==> flow/design.v <==
`timescale 1ns/1ps
module SIMD(clk,rst,opcode,funct3,funct7,rd_data1,rd_data2,rd_data3,w_add,immed,instrc_add,wr_add,wr_data );
input clk;   
input rst;   
input [6:0] opcode;  
input [2:0] funct3;  
input [6:0] funct7;  
input [15:0] rd_data1;   
input [15:0] rd_data2;   
input [15:0] rd_data3;   
input [4:0] w_add;   
input [11:0] immed;  
output [6:0]instrc_add;
output [4:0] wr_add;     
output [15:0] wr_data;   
wire [1:0]mode;
reg [12:0]op;
wire [3:0]scr_r;
wire scr;
wire [2:0]op_r;
wire [1:0]mac_hl;
wire [15:0]sig_ex;
wire [6:0]n_instrc_add;
wire [1:0]alu_mode;
wire [12:0]alu_op;
wire alu_scr;
wire signed[15:0]source1;
wire [15:0]data2;
wire signed[15:0]source3;
wire [15:0]exsig_data;
wire signed[15:0]source2;
wire signed[7:0]source1_8_1;
wire signed[7:0]source1_8_2;
wire signed[7:0]source2_8_1;
wire signed[7:0]source2_8_2;
wire signed[7:0]source3_8_1;
wire signed[7:0]source3_8_2;
wire signed[3:0]source1_4_1;
wire signed[3:0]source1_4_2;
wire signed[3:0]source1_4_3;
wire signed[3:0]source1_4_4;
wire signed[3:0]source2_4_1;
wire signed[3:0]source2_4_2;
wire signed[3:0]source2_4_3;
wire signed[3:0]source2_4_4;
wire signed[3:0]source3_4_1;
wire signed[3:0]source3_4_2;
wire signed[3:0]source3_4_3;
wire signed[3:0]source3_4_4;
reg [15:0]result_reg;
reg [31:0]mul_reg;
reg[91:0] pip_reg;
reg [6:0] instrc_add;  
assign scr_r=opcode[3:0];
assign op_r=opcode[6:4];
assign mac_hl=funct7[1:0];
always @(posedge clk)
    begin
        if(!rst)
            instrc_add<=0;
        else
            instrc_add<=n_instrc_add;
    end
assign mode=(funct3==3'b001)? 2'b01:
            (funct3==3'b010)? 2'b10:
            (funct3==3'b100)? 2'b11:2'b00;
assign scr=(scr_r==4'b0011)? 1:0;
always @ (opcode or funct7 or mac_hl)
    begin
        case (opcode)
            7'b0111011:begin
                            case(funct7)
                                7'b0000000: op=13'b0000_0000_0000_1;  
                                7'b0100000: op=13'b0000_0000_0001_0;  
                                7'b1000001: op=13'b0000_0000_0010_0;  
                                7'b1000010: op=13'b0000_0000_0100_0;  
                                7'b0001000: op=13'b0000_0000_1000_0;  
                                7'b0010000: op=13'b0000_0001_0000_0;  
                                7'b0011000: op=13'b0000_0010_0000_0;  
                                7'b0110000: op=13'b0000_0100_0000_0;  
                                default:op=13'b0000_0000_0000_0;  
                            endcase
                        end
             7'b1001011:begin
                            case(mac_hl)
                                2'b01:op=13'b0000_1000_0000_0;  
                                2'b10:op=13'b0001_0000_0000_0;  
                                default:op=13'b0000_0000_0000_0;  
                            endcase
                        end
             7'b0100011:op=13'b0010_0000_0000_0;  
             7'b1100011:op=13'b0100_0000_0000_0;  
             7'b1010011:op=13'b1000_0000_0000_0;  
             default:op=13'b0000_0000_0000_0;  
        endcase                                   
    end
assign sig_ex={{4{immed[10]}},immed};
assign n_instrc_add=instrc_add+3'b100;
always @(posedge clk)
    begin
        if(!rst)
            pip_reg <=0;
        else
            begin
                pip_reg[1:0]<=mode;  
                pip_reg[14:2]<=op;  
                pip_reg[15]<=scr;  
                pip_reg[31:16]<= rd_data1;  
                pip_reg[47:32]<= rd_data2;  
                pip_reg[63:48]<= rd_data3;  
                pip_reg[68:64]<= w_add;  
                pip_reg[91:76]<= sig_ex; 
            end 
    end
assign alu_mode=pip_reg[1:0];
assign alu_op=pip_reg[14:2];
assign alu_scr=pip_reg[15];
assign source1=pip_reg[31:16];
assign data2=pip_reg[47:32];
assign source3=pip_reg[63:48];
assign wr_add=pip_reg[68:64];
assign exsig_data=pip_reg[91:76];
assign source2=(alu_scr==1'b0)? data2:exsig_data;
assign source1_8_1=source1[7:0];
assign source1_8_2=source1[15:8];
assign source2_8_1=source2[7:0];
assign source2_8_2=source2[15:8];
assign source3_8_1=source3[7:0];
assign source3_8_2=source3[15:8];
assign source1_4_1=source1[3:0];
assign source1_4_2=source1[7:4];
assign source1_4_3=source1[11:8];
assign source1_4_4=source1[15:12];
assign source2_4_1=source2[3:0];
assign source2_4_2=source2[7:4];
assign source2_4_3=source2[11:8];
assign source2_4_4=source2[15:12];
assign source3_4_1=source3[3:0];
assign source3_4_2=source3[7:4];
assign source3_4_3=source3[11:8];
assign source3_4_4=source3[15:12];
always @(alu_op or alu_mode or source1 or source2 or source3 or source1_8_1 or source1_8_2 or 
         source2_8_1 or source2_8_2 or source3_8_1 or source3_8_2 or source1_4_1 or source1_4_2 or
         source1_4_3 or source1_4_4 or source2_4_1 or source2_4_2 or source2_4_3 or source2_4_4 or
         source3_4_1 or source3_4_2 or source3_4_3 or source3_4_3 or source3_4_4)
    begin
        mul_reg=0;
        result_reg=0;
        case(alu_op)
           13'b0000_0000_0000_1:begin
                                    case(alu_mode)
                                        2'b01:result_reg=source1+source2;  
                                        2'b10:result_reg={source1_8_2+source2_8_2,source1_8_1+source2_8_1};  
                                        2'b11:result_reg={source1_4_4+source2_4_4,source1_4_3+source2_4_3,source1_4_2+source2_4_2,source1_4_1+source2_4_1};  
                                        default:result_reg=0;
                                    endcase
                                end
           13'b0000_0000_0001_0:begin
                                    case(alu_mode)
                                        2'b01:result_reg=source1-source2;  
                                        2'b10:result_reg={source1_8_2-source2_8_2,source1_8_1-source2_8_1};  
                                        2'b11:result_reg={source1_4_4-source2_4_4,source1_4_3-source2_4_3,source1_4_2-source2_4_2,source1_4_1-source2_4_1};  
                                        default:result_reg=0;                       
                                    endcase
                                end
           13'b0000_0000_0010_0:begin
                                    case(alu_mode)
                                        2'b01:begin
                                                mul_reg=source1*source2;  
                                                result_reg=mul_reg[15:0];  
                                              end
                                        2'b10:begin
                                                mul_reg[15:0]=source1_8_1*source2_8_1;  
                                                mul_reg[31:16]=source1_8_2*source2_8_2;
                                                result_reg={mul_reg[23:16],mul_reg[7:0]}; 
                                              end
                                        2'b11:begin
                                                mul_reg[7:0]=source1_4_1*source2_4_1;  
                                                mul_reg[15:8]=source1_4_2*source2_4_2;
                                                mul_reg[23:16]=source1_4_3*source2_4_3;
                                                mul_reg[31:24]=source1_4_4*source2_4_4;
                                                result_reg={mul_reg[27:24],mul_reg[19:16],mul_reg[11:8],mul_reg[3:0]}; 
                                              end
                                        default:begin
                                                    result_reg=0;
                                                    mul_reg=0;
                                                end
                                    endcase
                                end
           13'b0000_0000_0100_0:begin
                                    case(alu_mode)
                                        2'b01:begin 
                                                mul_reg=source1*source2;  
                                                result_reg=mul_reg[31:16];  
                                              end
                                        2'b10:begin
                                                mul_reg[15:0]=source1_8_1*source2_8_1;  
                                                mul_reg[31:16]=source1_8_2*source2_8_2;
                                                result_reg={mul_reg[31:24],mul_reg[15:8]}; 
                                              end
                                        2'b11:begin
                                                mul_reg[7:0]=source1_4_1*source2_4_1;  
                                                mul_reg[15:8]=source1_4_2*source2_4_2;
                                                mul_reg[23:16]=source1_4_3*source2_4_3;
                                                mul_reg[31:24]=source1_4_4*source2_4_4;
                                                result_reg={mul_reg[31:28],mul_reg[23:20],mul_reg[15:12],mul_reg[7:4]}; 
                                              end
                                        default:begin
                                                    result_reg=0;
                                                    mul_reg=0;
                                                end
                                    endcase
                                end
           13'b0000_0000_1000_0:result_reg=source1&source2;  
           13'b0000_0001_0000_0:result_reg=source1|source2;  
           13'b0000_0010_0000_0:result_reg=source1^source2;  
           13'b0000_0100_0000_0:result_reg=~source1;  
           13'b0000_1000_0000_0:begin
                                    case(alu_mode)
                                        2'b01:begin
                                                mul_reg=source1*source2+{{16{1'b0}},source3};  
                                                result_reg=mul_reg[15:0];  
                                              end
                                        2'b10:begin
                                                mul_reg[15:0]=source1_8_1*source2_8_1+{{8{1'b0}},source3_8_1};  
                                                mul_reg[31:16]=source1_8_2*source2_8_2+{{8{1'b0}},source3_8_2};
                                                result_reg={mul_reg[23:16],mul_reg[7:0]}; 
                                              end
                                        2'b11:begin
                                                mul_reg[7:0]=source1_4_1*source2_4_1+{{4{1'b0}},source3_4_1};  
                                                mul_reg[15:8]=source1_4_2*source2_4_2+{{4{1'b0}},source3_4_2};
                                                mul_reg[23:16]=source1_4_3*source2_4_3+{{4{1'b0}},source3_4_3};
                                                mul_reg[31:24]=source1_4_4*source2_4_4+{{4{1'b0}},source3_4_4};
                                                result_reg={mul_reg[27:24],mul_reg[19:16],mul_reg[11:8],mul_reg[3:0]}; 
                                              end
                                        default:begin
                                                    result_reg=0;
                                                    mul_reg=0;
                                                end
                                    endcase
                                end
           13'b0001_0000_0000_0:begin
                                    case(alu_mode)
                                        2'b01:begin
                                                mul_reg=source1*source2+{{16{1'b0}},source3};  
                                                result_reg=mul_reg[31:16];  
                                              end
                                        2'b10:begin
                                                mul_reg[15:0]=source1_8_1*source2_8_1+{{8{1'b0}},source3_8_1};  
                                                mul_reg[31:16]=source1_8_2*source2_8_2+{{8{1'b0}},source3_8_2};
                                                result_reg={mul_reg[31:24],mul_reg[15:8]}; 
                                              end
                                        2'b11:begin
                                                mul_reg[7:0]=source1_4_1*source2_4_1+{{4{1'b0}},source3_4_1};  
                                                mul_reg[15:8]=source1_4_2*source2_4_2+{{4{1'b0}},source3_4_2};
                                                mul_reg[23:16]=source1_4_3*source2_4_3+{{4{1'b0}},source3_4_3};
                                                mul_reg[31:24]=source1_4_4*source2_4_4+{{4{1'b0}},source3_4_4};
                                                result_reg={mul_reg[31:28],mul_reg[23:20],mul_reg[15:12],mul_reg[7:4]}; 
                                              end
                                        default:begin
                                                    result_reg=0;
                                                    mul_reg=0;
                                                end                                    
                                    endcase
                                end
           13'b0010_0000_0000_0:result_reg=(source1<<source2);  
           13'b0100_0000_0000_0:result_reg=(source1>>source2);  
           13'b1000_0000_0000_0:result_reg=(source1<<<source2);  
           default:result_reg=0;
        endcase
    end
assign wr_data=result_reg;
endmodule
From RTL to reports: SIMD. Tool output for the design above before and after an edit, in the order of the flow. Lines under "before" count in the file above, lines under "after" in the edited file. "difference": "after" minus "before" as printed here. Library cell names are shortened. The mark - stands for no value.

Design top: SIMD. Clock input: clk. Library: sky130hd. Library corner: tt_025C_1v80.

Diff. Unified diff, file above to edited file. This change comes from a script, not from a designer. The edited design behaves differently; no optimisation was intended.

```diff
@@ -1,4 +1,4 @@
 `timescale 1ns/1ps
-module SIMD(clk,rst,opcode,funct3,funct7,rd_data1,rd_data2,rd_data3,w_add,immed,instrc_add,wr_add,wr_data );
+module SIMD(clk,rst,opcode,funct3,funct7,rd_data1,rd_data2,rd_data3,w_add,immed,instrc_add_pin,wr_add,wr_data );
 input clk;   
 input rst;   
@@ -11,5 +11,5 @@
 input [4:0] w_add;   
 input [11:0] immed;  
-output [6:0]instrc_add;
+output [6:0]instrc_add_pin;
 output [4:0] wr_add;     
 output [15:0] wr_data;   
@@ -52,4 +52,7 @@
 reg[91:0] pip_reg;
 reg [6:0] instrc_add;  
+reg [6:0] instrc_add_s1;
+always @(posedge clk) instrc_add_s1 <= instrc_add;
+assign instrc_add_pin = instrc_add_s1;
 assign scr_r=opcode[3:0];
 assign op_r=opcode[6:4];
```

Elaborated design. Source: Yosys, flattened and elaborated, memories not mapped. Widths are those after wreduce. Registers that Yosys merges into a memory's read port (data or address) are not register bits. Print and check cells do not count.

Word-level totals: bits in registers (before 89, after 96, difference +7).

Operators by class: multiply operators (before 14, after 14, difference 0); bitwise gates (word level) (before 5, after 5, difference 0); add/subtract/negate cells (before 22, after 22, difference 0); shift operators (before 3, after 3, difference 0); equality and inequality tests (before 34, after 34, difference 0); reduce/logical cells (before 2, after 2, difference 0); muxes and demuxes (before 15, after 15, difference 0).

Operators by type and width: 4-bit by 4-bit multiplier with 8-bit output (before 8, after 8, difference 0); 16-bit parallel mux with 3-bit select (before 6, after 6, difference 0); 7-bit == test with constant B (before 5, after 5, difference 0); 4-bit adder (before 4, after 4, difference 0); 8-bit by 4-bit adder with 8-bit output (before 4, after 4, difference 0); 7-bit by 6-bit == test with 1-bit output with constant B (before 4, after 4, difference 0); 8-bit by 8-bit multiplier with 16-bit output (before 4, after 4, difference 0); 4-bit subtractor (before 4, after 4, difference 0); 2-bit == test with constant B (before 3, after 3, difference 0); 16-bit by 8-bit adder with 16-bit output (before 2, after 2, difference 0); 8-bit adder (before 2, after 2, difference 0); 2-bit by 1-bit == test with 1-bit output with constant B (before 2, after 2, difference 0); 7-bit by 5-bit == test with 1-bit output with constant B (before 2, after 2, difference 0); 16-bit by 16-bit multiplier with 32-bit output (before 2, after 2, difference 0); 1-bit two-way mux (before 2, after 2, difference 0); 2-bit two-way mux (before 2, after 2, difference 0); 8-bit subtractor (before 2, after 2, difference 0); 16-bit adder (before 1, after 1, difference 0); 32-bit by 16-bit adder with 32-bit output (before 1, after 1, difference 0); 7-bit by 3-bit adder with 7-bit output with constant B (before 1, after 1, difference 0); 16-bit AND (before 1, after 1, difference 0); 13-bit by 1-bit == test with 1-bit output with constant B (before 1, after 1, difference 0); 13-bit by 10-bit == test with 1-bit output with constant B (before 1, after 1, difference 0); 13-bit by 11-bit == test with 1-bit output with constant B (before 1, after 1, difference 0); 13-bit by 12-bit == test with 1-bit output with constant B (before 1, after 1, difference 0); 13-bit == test with constant B (before 1, after 1, difference 0); 13-bit by 2-bit == test with 1-bit output with constant B (before 1, after 1, difference 0); 13-bit by 3-bit == test with 1-bit output with constant B (before 1, after 1, difference 0).

The list need not be complete.

Logic depth. Depth = most cells in a row (Yosys ltp): at word level without a register or memory, in the mapped netlist without a sequential cell, where the memories' decode and read muxes count.

Logic depth: word-level depth (before 5, after 5, difference 0); ABC_AREA (before 0, after 0); depth in mapped cells (before 32, after 30, difference -2); gate-level depth less buffers (before 28, after 27, difference -1).

Netlist. The flow's flattened synthesis, as Yosys stat reports it; memories are mapped. The netlist is that of the ABC_AREA named above (0 if unset); the other value can give another one.

Mapped netlist: synthesis area (um2) (before 33084.2, after 33355.7, difference +271.5); buffers (before 135, after 128, difference -7); mapped flip-flops (before 86, after 91, difference +5); standard cells after synthesis (before 3901, after 3882, difference -19).

Cell types: mux2i_1 (before 40, after 72, difference +32); o21ai_0 (before 108, after 91, difference -17); nand2_1 (before 288, after 272, difference -16); a211oi_1 (before 35, after 20, difference -15); nand3_1 (before 52, after 38, difference -14); a21oi_1 (before 170, after 157, difference -13); a21o_1 (before 41, after 54, difference +13); nor2_1 (before 267, after 279, difference +12); nor3_1 (before 54, after 42, difference -12); clkbuf_1 (before 113, after 104, difference -9); o21bai_1 (before 18, after 10, difference -8); buf_1 (before 13, after 6, difference -7); buf_2 (before 1, after 8, difference +7); o21a_1 (before 21, after 15, difference -6); nand2b_1 (before 17, after 23, difference +6); dfxtp_1 (before 86, after 91, difference +5); nor4b_1 (before 10, after 5, difference -5); o2111ai_1 (before 9, after 14, difference +5).

The list need not be complete.

Worst setup path after synthesis. Source: OpenSTA report_checks on the synthesized netlist (no wires, ideal clock, input and output delay 20% of the period each), path of least setup slack; recovery checks are left aside. Register names are those of the netlist, which keeps one name where synthesis merged equal registers.

Timing path post-synthesis: kind (before flip-flop to output port, after flip-flop to output port); from (before register pip_reg[15], after register pip_reg[15]); to (before output wr_data[14], after output wr_data[7]); launch time at the first pin (ns) (before 0.000, after 0.000, difference 0.000); output delay (ns) (before 2.120, after 2.120, difference 0.000); delay of the path (ns) (before 7.891, after 7.585, difference -0.306); arrival time (ns) (before 7.891, after 7.585, difference -0.306); slack (ns) (before 0.589, after 0.895, difference +0.306); driving pins on the path (before 28, after 27, difference -1); period (ns) (before 10.6, after 10.6, difference 0.0); data required time (ns) (before 8.480, after 8.480, difference 0.000); buffers on the path (before 4, after 2, difference -2); period reached after synthesis (ns) (before 10.011, after 9.705, difference -0.306).

"delay of the path" = arrival - input delay + setup time. A path that ends at an output port has no setup time. "driving pins on the path" counts driving pins, that of a launching flip-flop among them; a cell with two outputs on the path counts twice. "period reached after synthesis" = period - worst setup slack (recovery checks aside). The figure is calculated, with input and output delays left at 20% of the set period. The rows between start and end are the longest chain of elaborated cells between them; the timing report does not say that the signal goes this way. Where chains are equally long, one stands for them. Each line given opens the expression or statement behind the cell; cells for indexed reads and writes are added by Yosys, which also makes memories of some case tables.

Between the ends, post-synthesis, before:
Cell sequence: dfxtp_1 -> buf_6 -> buf_2 -> buf_1 -> mux2i_1 -> clkinv_1 -> clkbuf_1 -> nand2_1 -> fa_1 -> fa_1 -> inv_1 -> fa_1 -> inv_1 -> fa_1 -> inv_1 -> fa_1 -> fa_1 -> ha_1 -> a21oi_1 -> o221ai_1 -> a221o_1 -> a221oi_1 -> o21ai_0 -> a2111oi_0 -> nand4_1 -> a2111oi_0 -> nand3_1 -> a211o_1. For length of the longest elaborated chain the number is 5.

Ends and longest elaborated chain, post-synthesis, before: start, declared (RTL line 52) `reg[91:0] pip_reg;`; start, assigned (RTL line 102) `pip_reg <=0;`; start, assigned (RTL line 107) `pip_reg[15]<=scr;`; 16-bit two-way mux (RTL line 123) `assign source2=(alu_scr==1'b0)? data2:exsig_data;`; 4-bit by 4-bit multiplier with 8-bit output (RTL line 257) `mul_reg[31:24]=source1_4_4*source2_4_4+{{4{1'b0}},source3_4_4};`; 8-bit by 4-bit adder with 8-bit output (RTL line 257); 16-bit parallel mux with 3-bit select (RTL line 243) `case(alu_mode)`; 16-bit parallel mux with 13-bit select (RTL line 149) `case(alu_op)`; end, declared (RTL line 15) `output [15:0] wr_data;`.

Between the ends, post-synthesis, after:
Cell sequence: dfxtp_1 -> buf_6 -> buf_2 -> mux2i_1 -> clkinv_1 -> nand2_1 -> inv_1 -> fa_1 -> inv_1 -> fa_1 -> inv_1 -> fa_1 -> inv_1 -> fa_1 -> fa_1 -> fa_1 -> inv_1 -> ha_1 -> a21oi_1 -> nand2_1 -> a41o_1 -> a211o_2 -> or4_4 -> a41o_1 -> xnor2_1 -> nor2_1 -> or4_1. For length of the longest elaborated chain the number is 5.

Ends and longest elaborated chain, post-synthesis, after: start, declared (RTL line 52) `reg[91:0] pip_reg;`; start, assigned (RTL line 105) `pip_reg <=0;`; start, assigned (RTL line 110) `pip_reg[15]<=scr;`; 16-bit two-way mux (RTL line 126) `assign source2=(alu_scr==1'b0)? data2:exsig_data;`; 4-bit by 4-bit multiplier with 8-bit output (RTL line 258) `mul_reg[15:8]=source1_4_2*source2_4_2+{{4{1'b0}},source3_4_2};`; 8-bit by 4-bit adder with 8-bit output (RTL line 258); 16-bit parallel mux with 3-bit select (RTL line 246) `case(alu_mode)`; 16-bit parallel mux with 13-bit select (RTL line 152) `case(alu_op)`; end, declared (RTL line 15) `output [15:0] wr_data;`.

Path in the finished layout. Path of least setup slack in the final report of the runs of pair 1 (OpenROAD, finished layout, wires in). Where an end is a register, its clock arrival counts in the times.

Timing path after layout: kind (before flip-flop to output port, after flip-flop to output port); from (before register pip_reg[15], after register pip_reg[15]); to (before output wr_data[14], after output wr_data[9]); slack (ns) (before 0.17, after 0.18, difference +0.01); arrival time (ns) (before 8.31, after 8.30, difference -0.01); period (ns) (before 10.6, after 10.6, difference 0.0); output delay (ns) (before 2.12, after 2.12, difference 0.00); buffers on the path (before 8, after 3, difference -5); data required time (ns) (before 8.48, after 8.48, difference 0.00); driving pins on the path (before 32, after 26, difference -6); launch time at the first pin (ns) (before 0.37, after 0.37, difference 0.00).

The rows between start and end are the longest chain of elaborated cells between them; the timing report does not say that the signal goes this way. Where chains are equally long, one stands for them.

Between the ends, after layout, before:
Cell sequence: dfxtp_2 -> buf_4 -> buf_4 -> mux2i_2 -> buf_4 -> clkinv_1 -> buf_4 -> nand2_1 -> inv_1 -> fa_1 -> fa_1 -> ha_1 -> fa_1 -> inv_1 -> fa_1 -> fa_1 -> inv_1 -> ha_1 -> nor3_1 -> o21a_1 -> o31ai_1 -> o41ai_2 -> buf_4 -> o21ai_1 -> buf_4 -> a311oi_1 -> buf_4 -> nand2b_1 -> nand3_1 -> o21ai_2 -> a211o_1 -> clkdlybuf4s50_1. For length of the longest elaborated chain the number is 5.

Ends and longest elaborated chain, after layout, before: start, declared (RTL line 52) `reg[91:0] pip_reg;`; start, assigned (RTL line 102) `pip_reg <=0;`; start, assigned (RTL line 107) `pip_reg[15]<=scr;`; 16-bit two-way mux (RTL line 123) `assign source2=(alu_scr==1'b0)? data2:exsig_data;`; 4-bit by 4-bit multiplier with 8-bit output (RTL line 257) `mul_reg[31:24]=source1_4_4*source2_4_4+{{4{1'b0}},source3_4_4};`; 8-bit by 4-bit adder with 8-bit output (RTL line 257); 16-bit parallel mux with 3-bit select (RTL line 243) `case(alu_mode)`; 16-bit parallel mux with 13-bit select (RTL line 149) `case(alu_op)`; end, declared (RTL line 15) `output [15:0] wr_data;`.

Between the ends, after layout, after:
Cell sequence: dfxtp_4 -> buf_4 -> mux2i_2 -> clkinv_1 -> buf_4 -> nand2_1 -> fa_1 -> fa_1 -> fa_1 -> inv_1 -> fa_1 -> fa_1 -> inv_1 -> fa_1 -> inv_1 -> ha_1 -> a21oi_1 -> o21ai_0 -> o21ai_0 -> nor2b_4 -> nand2_1 -> a21o_1 -> a2111oi_0 -> a31oi_1 -> o221ai_1 -> clkdlybuf4s50_1. For length of the longest elaborated chain the number is 5.

Ends and longest elaborated chain, after layout, after: start, declared (RTL line 52) `reg[91:0] pip_reg;`; start, assigned (RTL line 105) `pip_reg <=0;`; start, assigned (RTL line 110) `pip_reg[15]<=scr;`; 16-bit two-way mux (RTL line 126) `assign source2=(alu_scr==1'b0)? data2:exsig_data;`; 4-bit by 4-bit multiplier with 8-bit output (RTL line 259) `mul_reg[23:16]=source1_4_3*source2_4_3+{{4{1'b0}},source3_4_3};`; 8-bit by 4-bit adder with 8-bit output (RTL line 259); 16-bit parallel mux with 3-bit select (RTL line 246) `case(alu_mode)`; 16-bit parallel mux with 13-bit select (RTL line 152) `case(alu_op)`; end, declared (RTL line 15) `output [15:0] wr_data;`.

Layout results. Runs of the flow (Yosys, OpenROAD) on both versions; the two runs of a pair have the same settings. The constraints put input and output delay at 20% of the set period each and load the outputs with 0.01 pF.

Flow settings, pair 1:
Under period_ns stands 10.6. Under CAP_MARGIN stands 20. The figure for CORE_MARGIN is 2. The figure for CORE_UTILIZATION is 40. SLEW_MARGIN: 20.

Measured results, pair 1: standard-cell area after layout (um2) (before 36874.1, after 36865.4, difference -8.7); sum of negative setup slack (ns) (before 0.000, after 0.000, difference 0.000); worst setup slack after layout (ns) (before 0.167, after 0.185, difference +0.018); die size (um2) (before 85027.6, after 85714.3, difference +686.7); netlist area reported by Yosys (um2) (before 33084.2, after 33355.7, difference +271.5).

Flow settings, pair 2:
The figure for CORE_MARGIN is 7. The figure for CORE_UTILIZATION is 33. The figure for CTS_CLUSTER_SIZE is 20. Under GPL_TIMING_DRIVEN stands 0. For PLACE_DENSITY the number is 0.81. SETUP_SLACK_MARGIN: 0.7. Under period_ns stands 18.5. Under CAP_MARGIN stands 20. SLEW_MARGIN: 20.

Measured results, pair 2: standard-cell area after layout (um2) (before 36268.5, after 36476.2, difference +207.7); sum of negative setup slack (ns) (before 0.000, after 0.000, difference 0.000); worst setup slack after layout (ns) (before 3.052, after 3.457, difference +0.405); die size (um2) (before 109316.0, after 110174.0, difference +858.0); netlist area reported by Yosys (um2) (before 33084.2, after 33355.7, difference +271.5).
